==> flow/design.v <==
`timescale 1ns/1ns
module ALU (
    input  logic clk,
    input  logic rst_n,
    input  logic [5:0] alu_op,
    input  logic word,
    input  logic [15:0] a,
    input  logic [15:0] b,
    input  logic cf_in,
    input  logic [4:0] shift_cnt,
    output logic [15:0] result
);
    logic [15:0] a_in, b_in;
    parameter ADD = 6'b000000;
    parameter SUB = 6'b000001;
    parameter CMP = 6'b000010;
    parameter INC = 6'b000011;
    parameter DEC = 6'b000100;
    parameter NEG = 6'b000101;
    parameter AND = 6'b000110;
    parameter OR = 6'b000111;
    parameter XOR = 6'b001000;
    parameter NOT = 6'b001001;
    parameter TEST = 6'b001010;
    parameter SHL = 6'b001011;
    parameter SHR = 6'b001100;
    parameter SAR = 6'b001101;
    parameter ROL = 6'b001110;
    parameter ROR = 6'b001111;
    parameter RCL = 6'b010000;
    parameter RCR = 6'b010001;
    parameter MUL = 6'b010010;
    parameter IMUL = 6'b010011;
    parameter DIV = 6'b010100;
    parameter IDIV = 6'b010101;
    always @(posedge clk or negedge rst_n) begin
        if (!rst_n) begin
            a_in <= 0;
            b_in <= 0;
        end else begin
            case(alu_op)
                ADD: begin
                    result <= a + b;
                end
                SUB: begin
                    result <= a - b;
                end
                CMP: begin
                    result <= a - b;
                end
                INC: begin
                    result <= a + 1;
                end
                DEC: begin
                    result <= a - 1;
                end
                NEG: begin
                    result <= 0 - a;
                end
                AND: begin
                    result <= a & b;
                end
                OR: begin
                    result <= a | b;
                end
                XOR: begin
                    result <= a ^ b;
                end
                NOT: begin
                    result <= ~a;
                end
                TEST: begin
                    result <= a & b;
                end
                SHL: begin
                    result <= a << shift_cnt;
                end
                SHR: begin
                    result <= a >> shift_cnt;
                end
                SAR: begin
                    result <= a >>> shift_cnt;
                end
                ROL: begin
                    result <= {a[15:0], a[15:0]};
                end
                ROR: begin
                    result <= {a[0], a[15:1]};
                end
                RCL: begin
                    result <= {a[15:0], cf_in};
                end
                RCR: begin
                    result <= {cf_in, a[15:0]};
                end
                MUL: begin
                    result <= a * b;    
                end
                IMUL: begin
                    result <= a * b;    
                end
                DIV: begin
                    result <= (b == 16'd0) ? 16'hFFFF : a / b;
                end
                IDIV: begin
                    result <= (b == 16'd0) ? 16'hFFFF : a / b;
                end
            endcase
        end
    end
endmodule
; ---- Step by step through the tools: ALU
; Each step is given for the RTL above and for the edited RTL.
; Lines under "before" count in the file above, lines under "after" in the edited file.
; "diff" is "after" less "before", of the values as shown; "change_rel_pct" is that difference over "before", in percent.
; Cell names lack the library's common part.
; Not given: n/a
[inputs]
design = ALU
clock_port = clk
lib = sky130hd
lib_corner = tt_025C_1v80

; ---- The edit
; The edit as a unified diff against the file above.
; The edited RTL no longer does the same as the RTL above: the edit was made by script, with no optimisation intended.
; begin of diff
@@ -42,7 +42,4 @@
                 ADD: begin
                     result <= a + b;
-                end
-                SUB: begin
-                    result <= a - b;
                 end
                 CMP: begin
; end of diff

; ---- After elaboration
; Yosys after proc, flatten, opt, wreduce and memory -nomap, before mapping. Memory bits, and registers merged into a memory's read port (data or address), are not among the register bits. Print and check cells are not counted. Equal cells are merged and count once.
[word_totals]
columns = item, before, after, diff, change_rel_pct
row1 = reg_bits, 16, 16, 0, 0.00
row2 = out_inout_bits, 16, 16, 0, 0.00
row3 = elab_cells, 47, 45, -2, -4.26
[op_classes]
columns = item, before, after, diff, change_rel_pct
row1 = n_addsub, 5, 5, 0, 0.00
row2 = n_mul, 1, 1, 0, 0.00
row3 = n_div, 1, 1, 0, 0.00
row4 = eq_ne, 21, 20, -1, -4.76
row5 = n_shift, 3, 3, 0, 0.00
row6 = muxes, 2, 2, 0, 0.00
row7 = bitwise, 4, 4, 0, 0.00
row8 = reduce_logical, 9, 8, -1, -11.11
[ops]
columns = op, before, after, diff, change_rel_pct
row1 = 2-bit OR reduction, 5, 4, -1, -20.00
row2 = 6-bit by 1-bit equality test with 1-bit output (second input constant), 1, 0, -1, -100.00
row3 = 6-bit by 4-bit equality test with 1-bit output (second input constant), 8, 8, 0, 0.00
row4 = 6-bit by 5-bit equality test with 1-bit output (second input constant), 6, 6, 0, 0.00
row5 = 6-bit by 3-bit equality test with 1-bit output (second input constant), 4, 4, 0, 0.00
row6 = 6-bit by 2-bit equality test with 1-bit output (second input constant), 2, 2, 0, 0.00
row7 = 16-bit by 1-bit adder with 16-bit output (second input constant), 1, 1, 0, 0.00
row8 = 16-bit adder, 1, 1, 0, 0.00
row9 = 16-bit bitwise AND, 1, 1, 0, 0.00
row10 = 16-bit by 16-bit divider with 16-bit output, 1, 1, 0, 0.00
row11 = 16-bit zero test, 1, 1, 0, 0.00
row12 = 6-bit zero test, 1, 1, 0, 0.00
row13 = 16-bit by 16-bit multiplier with 16-bit output, 1, 1, 0, 0.00
row14 = 16-bit 2-to-1 mux, 1, 1, 0, 0.00
row15 = 16-bit NOT, 1, 1, 0, 0.00
row16 = 16-bit OR, 1, 1, 0, 0.00
row17 = 16-bit parallel mux with 17-bit select, 1, 1, 0, 0.00
row18 = 2-bit AND reduction, 1, 1, 0, 0.00
row19 = 18-bit nonzero test, 1, 1, 0, 0.00
row20 = 16-bit by 5-bit << shifter with 16-bit output, 1, 1, 0, 0.00
row21 = 16-bit by 5-bit right shift with 16-bit output, 1, 1, 0, 0.00
row22 = 16-bit by 5-bit >>> shifter with 16-bit output, 1, 1, 0, 0.00
row23 = 1-bit by 16-bit subtractor with 16-bit output (first input constant), 1, 1, 0, 0.00
row24 = 16-bit by 1-bit subtractor with 16-bit output (second input constant), 1, 1, 0, 0.00
row25 = 16-bit subtractor, 1, 1, 0, 0.00
row26 = 16-bit XOR, 1, 1, 0, 0.00

; ---- Depth
; Depth = most cells in a row (Yosys ltp): at word level without a register or memory, in the mapped netlist without a sequential cell, where the memories' decode and read muxes count.
[logic_depth]
columns = item, before, after, diff, change_rel_pct
row1 = ltp_word, 4, 4, 0, 0.00
row2 = abc_area, 0, 0, n/a, n/a
row3 = ltp_mapped, 128, 135, 7, 5.47
row4 = ltp_nobuf, 116, 126, 10, 8.62

; ---- Netlist
; Yosys stat after the flow's synthesis: flattened, memories mapped to cells. It holds for the ABC_AREA given above (unset counts as 0); a run with the other value may have another netlist.
[mapped]
columns = item, before, after, diff, change_rel_pct
row1 = cells, 2158, 2149, -9, -0.42
row2 = mapped_area_um2, 15846.4, 15423.5, -422.9, -2.67
row3 = seq_area_um2, 480.5, 480.5, 0.0, 0.00
row4 = ffs, 16, 16, 0, 0.00
row5 = n_buf, 116, 123, 7, 6.03
[types]
columns = type, before, after, diff, change_rel_pct
row1 = nor2_1, 207, 228, 21, 10.14
row2 = or3_1, 40, 21, -19, -47.50
row3 = clkbuf_1, 89, 107, 18, 20.22
row4 = o22ai_1, 3, 21, 18, 600.00
row5 = o21ai_0, 106, 119, 13, 12.26
row6 = a31oi_1, 25, 38, 13, 52.00
row7 = o21ai_1, 0, 13, 13, n/a
row8 = a311oi_1, 15, 3, -12, -80.00
row9 = o211ai_1, 44, 33, -11, -25.00
row10 = nand3_1, 55, 46, -9, -16.36
row11 = a221oi_1, 23, 32, 9, 39.13
row12 = a22oi_1, 20, 12, -8, -40.00
row13 = nand2_1, 222, 215, -7, -3.15
row14 = xnor2_1, 76, 69, -7, -9.21
row15 = mux2i_1, 30, 23, -7, -23.33
row16 = buf_6, 7, 0, -7, -100.00
row17 = a21oi_1, 131, 137, 6, 4.58
row18 = and3_1, 18, 12, -6, -33.33
; Not every row of either side is listed.

; ---- Worst setup path after synthesis
; Path of least setup slack by OpenSTA after synthesis, without wires, with an ideal clock, recovery checks aside; 20% of the period is set as input and as output delay. Where synthesis merged equal registers, the netlist keeps one of their names.
[synth_path]
columns = item, before, after, diff, change_rel_pct
row1 = path_type, input to register, input to register, n/a, n/a
row2 = startpoint, input b[0], input b[0], n/a, n/a
row3 = endpoint, register result[0], register result[0], n/a, n/a
row4 = clock_period_ns, 100.0, 100.0, 0.0, 0.00
row5 = input_delay_ns, 20.000, 20.000, 0.000, 0.00
row6 = setup_time_ns, 0.272, 0.267, -0.005, n/a
row7 = launch_ns, 20.000, 20.000, 0.000, 0.00
row8 = arrival_time_ns, 45.923, 46.552, 0.629, 1.37
row9 = required_ns, 99.728, 99.733, 0.005, 0.01
row10 = setup_slack_ns, 53.805, 53.182, -0.623, n/a
row11 = path_delay_ns, 26.195, 26.819, 0.624, 2.38
row12 = stages, 115, 124, 9, 7.83
row13 = path_buffers, 9, 13, 4, 44.44
row14 = period_less_setup_slack_ns, 46.195, 46.818, 0.623, 1.35
; "path_delay_ns" is the arrival time less input delay plus setup time.
; "stages" counts driving pins, that of a launching flip-flop among them; a cell with two outputs on the path counts twice.
; "period_less_setup_slack_ns" = period - worst setup slack (recovery checks aside). The figure is calculated, with input and output delays left at 20% of the set period.
; Between the ends stands the longest chain of elaborated cells between them, by number of cells; it is not shown to be the way that was timed. Of several equally long chains one is given.
; Each line given opens the expression or statement behind the cell; cells for indexed reads and writes are added by Yosys, which also makes memories of some case tables.
; A register here has more assigning lines than the two given.
[synth_between_before]
cell_sequence = clkbuf_1 clkinv_1 ha_1 or2_2 a31oi_1 nor2_1 ha_1 o21a_1 o2111a_1 or4b_2 o31ai_1 ha_1 a21oi_1 nand2_1 a21o_1 and2_1 ha_1 o21ai_0 [... 79 more ...] ha_1 o211ai_1 a211oi_1 o31a_1 a221o_1 nand2_1 a311oi_1 clkbuf_1 mux2_2 ha_1 o21a_1 o21a_1 o21a_1 o21a_1 o211ai_1 a211oi_1 o21ai_0 a22oi_1
elab_chain_len = 3
[synth_rtl_before]
columns = item, line
row1 = start: declaration, 8  ; input  logic [15:0] b,
row2 = 16-bit by 16-bit divider with 16-bit output, 106  ; result <= (b == 16'd0) ? 16'hFFFF : a / b;
row3 = 16-bit 2-to-1 mux, 106
row4 = 16-bit parallel mux with 17-bit select, 41  ; case(alu_op)
row5 = end: assignment, 43  ; result <= a + b;
row6 = end: assignment, 46  ; result <= a - b;
row7 = end: declaration, 11  ; output logic [15:0] result
[synth_between_after]
cell_sequence = clkbuf_1 clkinv_1 ha_1 or2_2 a41o_1 o311a_1 inv_1 ha_1 o21a_1 o21a_1 a21oi_1 a21oi_1 ha_1 o211ai_1 a21o_1 or4_1 o21ai_1 ha_1 [... 88 more ...] a31o_2 o41ai_1 o31a_1 a2111oi_1 clkbuf_1 nor2_1 a21oi_1 ha_1 a21boi_0 o21a_1 o21a_1 o21a_1 o21a_1 o21ai_0 o2bb2ai_1 o21ai_0 a21oi_1 o21ai_0
elab_chain_len = 3
[synth_rtl_after]
columns = item, line
row1 = start: declaration, 8  ; input  logic [15:0] b,
row2 = 16-bit by 16-bit divider with 16-bit output, 103  ; result <= (b == 16'd0) ? 16'hFFFF : a / b;
row3 = 16-bit 2-to-1 mux, 103
row4 = 16-bit parallel mux with 17-bit select, 41  ; case(alu_op)
row5 = end: assignment, 43  ; result <= a + b;
row6 = end: assignment, 46  ; result <= a - b;
row7 = end: declaration, 11  ; output logic [15:0] result

; ---- Timing after layout
; From the final timing report of the runs of pair 1: the path of least setup slack in the routed layout; clock arrival at registers is part of the times.
[layout_path]
columns = item, before, after, diff, change_rel_pct
row1 = path_type, input to register, input to register, n/a, n/a
row2 = startpoint, input b[15], input b[9], n/a, n/a
row3 = endpoint, register result[0], register result[0], n/a, n/a
row4 = clock_period_ns, 100.0, 100.0, 0.0, 0.00
row5 = input_delay_ns, 20.00, 20.00, 0.00, 0.00
row6 = setup_time_ns, 0.29, 0.28, -0.01, n/a
row7 = launch_ns, 20.00, 20.00, 0.00, 0.00
row8 = arrival_time_ns, 51.82, 51.83, 0.01, 0.02
row9 = required_ns, 99.95, 99.96, 0.01, 0.01
row10 = setup_slack_ns, 48.13, 48.13, 0.00, n/a
row11 = stages, 113, 114, 1, 0.88
row12 = path_buffers, 4, 3, -1, -25.00
; Between the ends stands the longest chain of elaborated cells between them, by number of cells; it is not shown to be the way that was timed. Of several equally long chains one is given.
; A register here has more assigning lines than the two given.
[layout_between_before]
cell_sequence = clkdlybuf4s50_1 nor4_2 and4_1 and3_1 nor2_1 ha_1 o21a_1 o2111a_1 or4b_2 o31ai_1 ha_1 a21oi_1 nand2_1 nand2_1 o311ai_0 a21boi_0 ha_1 o21ai_0 [... 77 more ...] ha_1 nand2_1 a211oi_1 o31a_1 a221o_1 nand2_1 a311oi_4 buf_4 inv_1 and3_1 a221o_1 ha_1 a21o_1 a21o_1 a211oi_1 o21ai_0 o21ai_0 a22oi_1
elab_chain_len = 3
[layout_rtl_before]
columns = item, line
row1 = start: declaration, 8  ; input  logic [15:0] b,
row2 = 16-bit by 16-bit divider with 16-bit output, 106  ; result <= (b == 16'd0) ? 16'hFFFF : a / b;
row3 = 16-bit 2-to-1 mux, 106
row4 = 16-bit parallel mux with 17-bit select, 41  ; case(alu_op)
row5 = end: assignment, 43  ; result <= a + b;
row6 = end: assignment, 46  ; result <= a - b;
row7 = end: declaration, 11  ; output logic [15:0] result
[layout_between_after]
cell_sequence = clkdlybuf4s50_1 nor4_1 nand4_1 o311a_1 inv_1 ha_1 o21a_1 o21a_1 a21oi_1 a21oi_1 ha_1 o211ai_1 a21o_1 or4_1 o21ai_1 ha_1 nor3_1 a22oi_1 [... 78 more ...] o21a_1 a31o_2 o41ai_1 buf_4 o31a_1 a2111oi_2 buf_4 mux2_2 ha_1 o21a_1 o21a_1 o21a_1 o21a_1 o21ai_0 o2bb2ai_1 o21ai_0 a21oi_1 o21ai_0
elab_chain_len = 3
[layout_rtl_after]
columns = item, line
row1 = start: declaration, 8  ; input  logic [15:0] b,
row2 = 16-bit by 16-bit divider with 16-bit output, 103  ; result <= (b == 16'd0) ? 16'hFFFF : a / b;
row3 = 16-bit 2-to-1 mux, 103
row4 = 16-bit parallel mux with 17-bit select, 41  ; case(alu_op)
row5 = end: assignment, 43  ; result <= a + b;
row6 = end: assignment, 46  ; result <= a - b;
row7 = end: declaration, 11  ; output logic [15:0] result

; ---- Measured runs
; Runs of the flow (Yosys, OpenROAD) on both versions; the two runs of a pair have the same settings. The constraints put input and output delay at 20% of the set period each and load the outputs with 0.01 pF.
[settings_pair_1]
CORE_UTILIZATION = 40
period_ns = 100.0
CAP_MARGIN = 20
CORE_MARGIN = 2
SLEW_MARGIN = 20
[results_pair_1]
columns = item, before, after, diff, change_rel_pct
row1 = synth_chip_area_um2, 15846.4, 15423.5, -422.9, -2.67
row2 = final_die_area_um2, 41223.2, 40146.1, -1077.1, -2.61
row3 = util_pct, 44.0, 44.3, 0.3, n/a
row4 = setup_ws_ns, 48.130, 48.135, 0.005, n/a
row5 = tns_ns, 0.000, 0.000, 0.000, n/a
row6 = total_power_uw, 207.6, 209.5, 1.9, 0.92
row7 = period_reached_ns, 51.870, 51.865, -0.005, -0.01
[settings_pair_2]
CAP_MARGIN = 40
CELL_PAD_IN_SITES_DETAIL_PLACEMENT = 0
CORE_ASPECT_RATIO = 1.78
CORE_UTILIZATION = 34
GPL_ROUTABILITY_DRIVEN = 0
PLACE_DENSITY_LB_ADDON = 0.1
SETUP_SLACK_MARGIN = -2.0
TNS_END_PERCENT = 45
period_ns = 49.4
CORE_MARGIN = 2
SLEW_MARGIN = 20
[results_pair_2]
columns = item, before, after, diff, change_rel_pct
row1 = synth_chip_area_um2, 15846.4, 15423.5, -422.9, -2.67
row2 = final_die_area_um2, 48423.0, 47154.5, -1268.5, -2.62
row3 = util_pct, 37.7, 37.6, -0.1, n/a
row4 = setup_ws_ns, 7.327, 7.313, -0.014, n/a
row5 = tns_ns, 0.000, 0.000, 0.000, n/a
row6 = total_power_uw, 466.1, 453.2, -12.9, -2.77
row7 = period_reached_ns, 42.073, 42.087, 0.014, 0.03
; "period_reached_ns" means the clock period less the worst setup slack. The figure is calculated, with input and output delays left at 20% of the set period.
; "total_power_uw" rests on the timing tool's default activity at the inputs, not on a simulated workload.
